==> flow/design.v <==
module DOUBLY_PIPELINE(clk,xi,yi,r,ang,xf,yf);
input signed[15:0] xi,yi;
input clk;
output reg signed [15:0] r,ang;
output reg signed [15:0] xf,yf;
 wire signed [15:0] ri,angi;
 wire  signed [15:0] xfi,yfi;
wire  signed [15:0] g1,g2,g3,g4,g5,g6,g7,g8;
ROTATING x1(clk,xi,yi,g1,g2,g3,g4,g5,g6,g7,g8,xfi,yfi);     
VECTORING x2(clk,xi,yi,g1,g2,g3,g4,g5,g6,g7,g8,ri,angi);  
always @(*)
begin 
xf<=xfi;
yf<=yfi;  
r<=ri;
ang<=angi;
end
endmodule
module ROTATING(clk,xi,yi,a1,a2,a3,a4,a5,a6,a7,a8,xf,yf);
input signed[15:0] xi,yi;
input   signed [15:0] a1,a2,a3,a4,a5,a6,a7,a8;
input clk;
output reg  signed [15:0] xf,yf;
reg  signed [15:0] x1,x2,x3,x4,x5,x6,x7,x8;
reg  signed [15:0] y1,y2,y3,y4,y5,y6,y7,y8;
wire signed [15:0] angle45,angle26,angle14,angle7,angle3_5,angle1_79,angle0_89,angle0_44;
reg  signed [15:0] angle_i [8:0];  
wire signed [15:0] s = 16'd607;
assign angle45 = 16'd4500;
assign angle26 = 16'd2657;
assign angle14 = 16'd1404;
assign angle7 = 16'd713;
assign angle3_5 = 16'd358;
assign angle1_79 = 16'd179;
assign angle0_89 = 16'd89;
assign angle0_44 = 16'd44;
always @(posedge clk)
begin  
    angle_i[0] <= angle45 ;
	    x1<= xi + yi;   
		y1<= yi - xi;
	   if (angle_i[0] > a2)
		begin 
		x2<= x1 - (y1>>>1);  
		y2<= y1 + (x1>>>1); 
		angle_i[1] <= angle_i[0] - angle26 ; 
		end 
	   else
		begin 
		x2<= x1+(y1>>>1); 
		y2<= y1-(x1>>>1);
	    angle_i[1] <= angle_i[0] + angle26 ;  
	   end
	 if (angle_i[1] > a3)
	    begin 
		 angle_i[2] <= angle_i[1] - angle14 ;  
		  x3<= x2 - (y2>>>2); 
		  y3<= y2 +(x2>>>2);
		end 
		else 
		begin 
	      angle_i[2] <= angle_i[1] + angle14 ;  
		  x3<= x2+(y2>>>2); 
		  y3<= y2-(x2>>>2);
		end 
	if (angle_i[2] > a4)
	    begin 
		  angle_i[3] <= angle_i[2] - angle7 ;  
		  x4<= x3 - (y3>>>3); 
		  y4<= y3 +(x3>>>3);
		 end 
		else 
		begin 
	     angle_i[3] <= angle_i[2] + angle7 ;  
		  x4<= x3+(y3>>>3); 
		  y4<= y3-(x3>>>3);
		end 
		if (angle_i[3] > a5)
	    begin 
			angle_i[4] <= angle_i[3] - angle3_5 ;  
			x5<= x4 - (y4>>>4); 
			y5<= y4 + (x4>>>4);
		 end 
		else 
		begin
			angle_i[4] <= angle_i[3] + angle3_5 ;  
			x5<= x4+(y4>>>4); 
			y5<= y4-(x4>>>4);
		end 
	   if (angle_i[4] > a6)
	    begin 
			angle_i[5] <= angle_i[4] - angle1_79 ;  
			x6<= x5 - (y5>>>5); 
			y6<= y5 +(x5>>>5);
		end
		else 
		begin 
	       angle_i[5] <= angle_i[4] + angle1_79 ;  
		   x6<= x5+(y5>>>5); 
		   y6<= y5-(x5>>>5);
		end 
		if (angle_i[5] > a7)
	    begin 
			angle_i[6] <= angle_i[5] - angle0_89 ;  
			x7<= x6 - (y6>>>6); 
			y7<= y6 +(x6>>>6);
		end
		else 
		begin 
			angle_i[6] <= angle_i[5] + angle0_89;  
			x7<= x6+(y6>>>6); 
			y7<= y6-(x6>>>6);
		end 
		if (angle_i[6] > a8)
	     begin 
			angle_i[7] <= angle_i[6] - angle0_44 ;  
			x8<= x7 - (y7>>>7); 
			y8<= y7 +(x7>>>7);
		 end 
		 else 
         begin 	     
			angle_i[7] <= angle_i[6] + angle0_44 ;  
			x8<= x7+(y7>>>7); 
			y8<= y7-(x7>>>7);
		 end  
      xf <=  (s*x8)/1000 ;
      yf <=  (s*y8)/1000 ;	  
end 
endmodule
module VECTORING(clk,a0,b0,ang1,ang2,ang3,ang4,ang5,ang6,ang7,ang8,r,ang);
input signed[15:0]a0,b0;
input clk;
  output reg signed [15:0]r,ang;  
  output reg signed[15:0] ang1,ang2,ang3,ang4,ang5,ang6,ang7,ang8;  
  reg signed [15:0] a1,a2,a3,a4,a5,a6,a7,a8;
  reg signed [15:0] b1,b2,b3,b4,b5,b6,b7,b8;
  reg signed[15:0] angle_x1,angle_x2,angle_x3,angle_x4,angle_x5,angle_x6,angle_x7,angle_x8;
wire signed [15:0] v = 16'd0607;
wire [15:0] angle_c0 = 16'd4500;
wire [15:0] angle_c1 = 16'd2657;
wire [15:0] angle_c2 = 16'd1404;
wire [15:0] angle_c3 = 16'd713;
wire [15:0] angle_c4 = 16'd358;
wire [15:0] angle_c5 = 16'd179;
wire [15:0] angle_c6 = 16'd089;
wire [15:0] angle_c7 = 16'd044; 
  always @ (posedge clk)
   begin
      a1<=a0+b0;
      b1<=b0-a0;
      angle_x1 <= angle_c0;
	  ang1 <= angle_x1;
    if(b1 < 0)  
   begin
      a2<= a1 - (b1>>>1);
      b2<= b1 + (a1>>>1);
     angle_x2<=angle_x1-angle_c1;
	   ang2<= angle_x2;
     end
    else
   begin
      a2<=a1+(b1>>>1);
      b2<=b1-(a1>>>1);
      angle_x2<=angle_x1+angle_c1;
	  ang2<= angle_x2;
    end
     if(b2<0)
	begin
     a3<=a2-(b2>>>2);
     b3<=b2+(a2>>>2);
     angle_x3<=angle_x2-angle_c2;
	  ang3<= angle_x3;
     end
  	else
  	begin
      a3<=a2+(b2>>>2);
      b3<=b2-(a2>>>2);
      angle_x3<=angle_x2+angle_c2;
	  ang3<= angle_x3;
	end
     if(b3<0)
	begin
     a4<=a3-(b3>>>3);
     b4<=b3+(a3>>>3);
     angle_x4<=angle_x3-angle_c3;
	 ang4<=angle_x4;
     end
  	else
  	begin
      a4<=a3+(b3>>>3);
      b4<=b3-(a3>>>3);
     angle_x4<=angle_x3+angle_c3;
	 ang4<=angle_x4;
	end
     if(b4<0)
	begin
     a5<=a4-(b4>>>4);
     b5<=b4+(a4>>>4);
      angle_x5<=angle_x4-angle_c4;
	   ang5<=angle_x5;
     end
  	else
  	begin
      a5<=a4+(b4>>>4);
      b5<=b4-(a4>>>4);
      angle_x5<=angle_x4+angle_c4;
	   ang5<=angle_x5;
	end
     if(b5<0)
	begin
     a6<=a5-(b5>>>5);
     b6<=b5+(a5>>>5);
    angle_x6<=angle_x5-angle_c5;
	 ang6<=angle_x6;
     end
  	else
  	begin
      a6<=a5+(b5>>>5);
      b6<=b5-(a5>>>5);
      angle_x6<=angle_x5+angle_c5;
	  ang6<=angle_x6;
	end
     if(b6<0)
	begin
     a7<=a6-(b6>>>6);
     b7<=b6+(a6>>>6);
     angle_x7<=angle_x6-angle_c6;
	 ang7<=angle_x7;
     end
  	else
  	begin
     a7<=a6+(b6>>>6);
     b7<=b6-(a6>>>6);
      angle_x7<=angle_x6+angle_c6;
	  ang7<=angle_x7;
 	 end
     if(b7<0)
	begin
      a8<=a7-(b7>>>7);
      b8<=b7+(a7>>>7);
      angle_x8<=angle_x7-angle_c7;
	  ang8<=angle_x8;
     end
  	else
      begin
      a8<=a7+(b7>>>7);
      b8<=b7-(a7>>>7);
       angle_x8<=angle_x7-angle_c7;
	   ang8<=angle_x8;
     end
r<=v*a8/1000;
ang<=angle_x8;
end
endmodule
==> Tool chain data of DOUBLY_PIPELINE <==
What the tools print for DOUBLY_PIPELINE, step after step.
Lines are those of the file above, counted from 1.
{ "inputs": {"design": "DOUBLY_PIPELINE", "clock": "clk", "cell_library": "sky130hd", "lib_corner": "tt_025C_1v80"} }

==> Elaborated design <==
Source: Yosys, flattened and elaborated. Widths are those after wreduce; folded enables and synchronous resets count as part of the registers. Registers that Yosys merges into a memory's read port (data or address) are not register bits. Print and check cells do not count. Equal cells are merged and count once.
{ "classes": {"n_div": 3, "multipliers": 3, "n_cmp": 14, "mux": 39, "n_addsub": 73} }
{ "op_table": {"columns": ["operator", "count"], "rows": [
  ["divider 32 x 11 -> 32 bit with constant B", 3],
  ["multiplier 11 x 16 -> 27 bit with constant A", 3],
  ["two-way mux 16 bit", 37],
  ["less-than comparator 16 x 1 -> 1 bit with constant B", 7],
  ["> comparator 16 bit", 5],
  ["adder 16 x 10 -> 16 bit", 4],
  ["subtractor 16 x 10 -> 16 bit", 4],
  ["adder 16 x 11 -> 16 bit", 4],
  ["subtractor 16 x 11 -> 16 bit", 4],
  ["adder 16 x 12 -> 16 bit", 4],
  ["subtractor 16 x 12 -> 16 bit", 4],
  ["adder 16 x 13 -> 16 bit", 4],
  ["subtractor 16 x 13 -> 16 bit", 4],
  ["adder 16 x 14 -> 16 bit", 4],
  ["subtractor 16 x 14 -> 16 bit", 4],
  ["adder 16 x 9 -> 16 bit", 3],
  ["subtractor 16 x 9 -> 16 bit", 3],
  ["adder 16 x 10 -> 16 bit with constant B", 2],
  ["subtractor 16 x 10 -> 16 bit with constant B", 2],
  ["adder 16 x 15 -> 16 bit", 2],
  ["subtractor 16 x 15 -> 16 bit", 2],
  ["adder 16 x 8 -> 16 bit with constant B", 2],
  ["subtractor 16 x 8 -> 16 bit with constant B", 2],
  ["adder 16 x 9 -> 16 bit with constant B", 2],
  ["subtractor 16 x 9 -> 16 bit with constant B", 2],
  ["adder 13 x 11 -> 14 bit with constant B", 2],
  ["subtractor 13 x 11 -> 14 bit with constant B", 2],
  ["two-way mux 13 bit", 2]
]} }
Other operator kinds: 9; their cells: 9.
{ "bits": {"reg_bits": 823, "out_inout_bits": 64, "wordCells": 184} }

==> Logic depth <==
Longest topological path by Yosys (ltp), each cell counted once; first at word level (registers and memories cut), then after technology mapping (sequential cells cut; the memories' decode and read muxes count).
{ "logic_depth": {"depth_word": 2, "ABC_AREA": 0, "depth_mapped": 75, "mapped_depth_nobuf": 65} }

==> Mapped cells and area <==
The flow's flattened synthesis, as Yosys stat reports it; memories are mapped. The netlist is that of the ABC_AREA named above (0 if unset); the other value can give another one.
Totals and module areas in this step are rounded.
{ "mapped": {"ff_cells": 750, "mapped_cells": 8922, "buf_cells": 226, "synth_area_um2": 74190} }
{ "types": {"columns": ["cell_type", "count", "area_total_um2"], "rows": [
  ["sky130_fd_sc_hd__dfxtp_1", 750, 15014.4],
  ["sky130_fd_sc_hd__ha_1", 909, 1.14E+04],
  ["sky130_fd_sc_hd__xnor2_1", 665, 5.82E+03],
  ["sky130_fd_sc_hd__fa_1", 256, 5.12E+03],
  ["sky130_fd_sc_hd__inv_1", 1018, 3.82E+03],
  ["sky130_fd_sc_hd__a21oi_1", 737, 3.69E+03],
  ["sky130_fd_sc_hd__xor2_1", 379, 3.32E+03],
  ["sky130_fd_sc_hd__nor2_1", 634, 2.38E+03],
  ["sky130_fd_sc_hd__o21ai_0", 405, 2.03E+03],
  ["sky130_fd_sc_hd__nand2_1", 425, 1595.28],
  ["sky130_fd_sc_hd__a21o_1", 197, 1.48E+03],
  ["sky130_fd_sc_hd__o21bai_1", 190, 1.43E+03],
  ["sky130_fd_sc_hd__mux2i_1", 115, 1.15E+03],
  ["sky130_fd_sc_hd__nor3_1", 227, 1136.09],
  ["sky130_fd_sc_hd__nand3_1", 171, 855.821],
  ["sky130_fd_sc_hd__a211oi_1", 84, 630.605],
  ["sky130_fd_sc_hd__clkbuf_1", 164, 615.59],
  ["sky130_fd_sc_hd__o211ai_1", 79, 593.069]
]} }
Not listed: further types 128, cells in them 1517.
By module: a second synthesis without flattening, with its own total; a netlist apart from the flattened one above.
{ "hier_totals": {"cells_unflattened": 9321, "hier_area_um2": 77780} }
Each row is one instance without its submodules.
{ "by_module": {"columns": ["mod", "instances", "area_um2", "cells", "seq_area_um2"], "rows": [
  ["ROTATING", 1, 44940, 5512, 7227],
  ["VECTORING", 1, 32850, 3809, 8468],
  ["DOUBLY_PIPELINE", 1, 0.0, 0, 0.0]
]} }

==> Path before layout <==
Source: OpenSTA report_checks on the synthesized netlist (no wires, ideal clock, input and output delay 20% of the period each), path of least setup slack; recovery checks are left aside. Register names are those of the netlist, which keeps one name where synthesis merged equal registers.
{ "synth_path": {"path_kind": "reg2reg", "from": "register x2.a8[15]", "to": "register x2.r[14]", "period_ns": 25.0, "delay_ns": 17.371, "path_stages": 67, "arrival_time_ns": 17.299, "setup_slack_ns": 7.629, "required_ns": 24.928, "synth_period_reached_ns": 17.371} }
"delay_ns" is the arrival time less input delay plus setup time.
"path_stages" counts driving pins, that of a launching flip-flop among them; a cell with two outputs on the path counts twice.
"synth_period_reached_ns" is the clock period less the worst setup slack; recovery checks do not enter. This is arithmetic on one report: input and output delays are still those of the set period (20% each).
The rows between start and end are the longest chain of elaborated cells between them; the timing report does not say that the signal goes this way. Where chains are equally long, one stands for them.
A line is the first line of the expression or statement that the cell stems from. Yosys adds cells for indexed reads and writes and turns some case tables into memories.
{ "synth_via": {"cell_sequence": "sky130_fd_sc_hd__dfxtp_1 -> sky130_fd_sc_hd__fa_1 -> sky130_fd_sc_hd__ha_1 -> sky130_fd_sc_hd__fa_1 -> sky130_fd_sc_hd__fa_1 -> sky130_fd_sc_hd__inv_1 -> sky130_fd_sc_hd__fa_1 -> sky130_fd_sc_hd__inv_1 -> sky130_fd_sc_hd__ha_1 -> sky130_fd_sc_hd__buf_2 -> sky130_fd_sc_hd__a21oi_1 -> sky130_fd_sc_hd__o21ai_0 -> sky130_fd_sc_hd__nor2_1 -> sky130_fd_sc_hd__a31oi_2 -> sky130_fd_sc_hd__a221o_2 -> sky130_fd_sc_hd__xnor2_1 -> sky130_fd_sc_hd__or3_1 -> sky130_fd_sc_hd__or3_1 -> (+31 left out) -> sky130_fd_sc_hd__mux2i_1 -> sky130_fd_sc_hd__o22a_1 -> sky130_fd_sc_hd__nor3_2 -> sky130_fd_sc_hd__o41ai_4 -> sky130_fd_sc_hd__a41oi_2 -> sky130_fd_sc_hd__a41oi_1 -> sky130_fd_sc_hd__a32oi_1 -> sky130_fd_sc_hd__buf_4 -> sky130_fd_sc_hd__a2111oi_1 -> sky130_fd_sc_hd__a211o_1 -> sky130_fd_sc_hd__and4_1 -> sky130_fd_sc_hd__clkbuf_1 -> sky130_fd_sc_hd__nor2_1 -> sky130_fd_sc_hd__a31oi_1 -> sky130_fd_sc_hd__ha_1 -> sky130_fd_sc_hd__nand2_1 -> sky130_fd_sc_hd__o21ai_0 -> sky130_fd_sc_hd__xnor2_1", "elab_chain_cells": 2, "cone_cells": 2} }
{ "synth_rtl": {"columns": ["item", "line", "text"], "rows": [
  ["start, declared", 135, "reg signed [15:0] a1,a2,a3,a4,a5,a6,a7,a8;"],
  ["start, assigned", 239, "a8<=a7-(b7>>>7);"],
  ["start, assigned", 246, "a8<=a7+(b7>>>7);"],
  ["multiplier 11 x 16 -> 27 bit", 251, "r<=v*a8/1000;"],
  ["divider 32 x 11 -> 32 bit", 251, null],
  ["end, assigned", 251, null],
  ["end, declared", 133, "output reg signed [15:0]r,ang;"]
]} }

==> Path in the finished layout <==
From the final timing report of stored run 1: the path of least setup slack in the routed layout; clock arrival at registers is part of the times.
{ "layout_path": {"path_kind": "reg2reg", "from": "register x1.y8[5]", "to": "register x1.yf[12]", "setup_slack_ns": 3.01, "required_ns": 25.56, "arrival_time_ns": 22.55, "path_stages": 62, "period_ns": 25.0} }
The rows between start and end are the longest chain of elaborated cells between them; the timing report does not say that the signal goes this way. Where chains are equally long, one stands for them.
{ "layout_via": {"cell_sequence": "sky130_fd_sc_hd__dfxtp_1 -> sky130_fd_sc_hd__inv_1 -> sky130_fd_sc_hd__fa_1 -> sky130_fd_sc_hd__inv_1 -> sky130_fd_sc_hd__ha_1 -> sky130_fd_sc_hd__fa_1 -> sky130_fd_sc_hd__fa_1 -> sky130_fd_sc_hd__inv_1 -> sky130_fd_sc_hd__fa_1 -> sky130_fd_sc_hd__inv_1 -> sky130_fd_sc_hd__ha_1 -> sky130_fd_sc_hd__a2111oi_2 -> sky130_fd_sc_hd__o21ai_0 -> sky130_fd_sc_hd__a211oi_1 -> sky130_fd_sc_hd__nor3_1 -> sky130_fd_sc_hd__nor3_2 -> sky130_fd_sc_hd__nor3_1 -> sky130_fd_sc_hd__o221a_2 -> (+26 left out) -> sky130_fd_sc_hd__mux2_2 -> sky130_fd_sc_hd__a22oi_4 -> sky130_fd_sc_hd__nand3_1 -> sky130_fd_sc_hd__mux2i_1 -> sky130_fd_sc_hd__o211ai_4 -> sky130_fd_sc_hd__mux2i_1 -> sky130_fd_sc_hd__mux2i_2 -> sky130_fd_sc_hd__nand4_1 -> sky130_fd_sc_hd__and2_1 -> sky130_fd_sc_hd__a211oi_1 -> sky130_fd_sc_hd__a211oi_1 -> sky130_fd_sc_hd__a2111oi_4 -> sky130_fd_sc_hd__a21oi_1 -> sky130_fd_sc_hd__mux2_2 -> sky130_fd_sc_hd__ha_1 -> sky130_fd_sc_hd__a41oi_1 -> sky130_fd_sc_hd__nor2_1 -> sky130_fd_sc_hd__xnor2_1", "elab_chain_cells": 2, "cone_cells": 2} }
{ "layout_rtl": {"columns": ["item", "line", "text"], "rows": [
  ["start, declared", 25, "reg  signed [15:0] y1,y2,y3,y4,y5,y6,y7,y8;"],
  ["start, assigned", 118, "y8<= y7 +(x7>>>7);"],
  ["start, assigned", 124, "y8<= y7-(x7>>>7);"],
  ["multiplier 11 x 16 -> 27 bit", 127, "yf <= (s*y8)/1000 ;"],
  ["divider 32 x 11 -> 32 bit", 127, null],
  ["end, assigned", 127, null],
  ["end, declared", 23, "output reg  signed [15:0] xf,yf;"]
]} }

--- measured runs ---
Top module DOUBLY_PIPELINE; platform sky130hd; tools Yosys and OpenROAD; 2 stored runs in no particular order. Input and output delays are each 20% of the period that was set; the output load is 0.01 pF.
"achievedPeriod_ns" means the clock period less the worst setup slack. The figure is calculated, with input and output delays left at 20% of the set period.
By "critical_path_time_ns" is meant the share of the clock period that the worst setup path is allowed (20% is reserved at inputs, 20% at outputs), minus its slack. Clock arrival times at its registers enter into it.
Measured values are rounded.

Stored run 1
==> flow/run.sh <==
#!/bin/bash
# the make line also repeats the synthesis and layout settings of config.mk as NAME=value (left out here)
make -C /OpenROAD-flow-scripts/flow DESIGN_CONFIG=/design/flow/config.mk WORK_HOME=/design/flow/orfs CLKGATE_MAP_FILE= finish
==> flow/config.mk <==
export PLATFORM = sky130hd
export DESIGN_NAME = DOUBLY_PIPELINE
export DESIGN_NICKNAME = DOUBLY_PIPELINE
export VERILOG_FILES = /design/flow/design.v
export SDC_FILE = /design/flow/constraint.sdc
export NUM_CORES = 4
export LEC_CHECK = 0
export CAP_MARGIN = 20
export CORE_MARGIN = 2
export CORE_UTILIZATION = 40
export SLEW_MARGIN = 20
==> flow/constraint.sdc <==
create_clock -name core_clock -period 25.0 [get_ports {clk}]
set_input_delay 5.0000 -clock core_clock [delete_from_list [all_inputs] [get_ports {clk}]]
set_output_delay 5.0000 -clock core_clock [all_outputs]
set_load 0.01 [all_outputs]

==> results of stored run 1, as JSON <==
{
  "finalUtil_pct": 43.7,
  "setupTns_ns": 0.000,
  "final_cell_area_um2": 80760,
  "hold_worst_slack_ns": 0.319,
  "critical_path_time_ns": 21.99,
  "path_kind": "reg2reg",
  "achievedPeriod_ns": 21.991,
  "die_footprint_um2": 188900,
  "synth_chip_area_um2": 74190,
  "worst_setup_slack_ns": 3.009
}

Stored run 2
==> flow/run.sh <==
#!/bin/bash
# the make line also repeats the synthesis and layout settings of config.mk as NAME=value (left out here)
make -C /OpenROAD-flow-scripts/flow DESIGN_CONFIG=/design/flow/config.mk WORK_HOME=/design/flow/orfs CLKGATE_MAP_FILE= finish
==> flow/config.mk <==
export PLATFORM = sky130hd
export DESIGN_NAME = DOUBLY_PIPELINE
export DESIGN_NICKNAME = DOUBLY_PIPELINE
export VERILOG_FILES = /design/flow/design.v
export SDC_FILE = /design/flow/constraint.sdc
export NUM_CORES = 4
export LEC_CHECK = 0
export ABC_AREA = 0
export CAP_MARGIN = 10
export CELL_PAD_IN_SITES_DETAIL_PLACEMENT = 1
export CORE_ASPECT_RATIO = 1.6
export CORE_MARGIN = 2
export CORE_UTILIZATION = 71
export CTS_CLUSTER_DIAMETER = 342
export CTS_CLUSTER_SIZE = 47
export GPL_ROUTABILITY_DRIVEN = 1
export GPL_TIMING_DRIVEN = 0
export MAX_ROUTING_LAYER = met5
export PLACE_DENSITY_LB_ADDON = 0.25
export SETUP_SLACK_MARGIN = -2.0
export SLEW_MARGIN = 15
==> flow/constraint.sdc <==
create_clock -name core_clock -period 31.4 [get_ports {clk}]
set_input_delay 6.2800 -clock core_clock [delete_from_list [all_inputs] [get_ports {clk}]]
set_output_delay 6.2800 -clock core_clock [all_outputs]
set_load 0.01 [all_outputs]

==> results of stored run 2, as JSON <==
{
  "outcome": "incomplete, placement halted on DPL-0033"
}
--- end ---
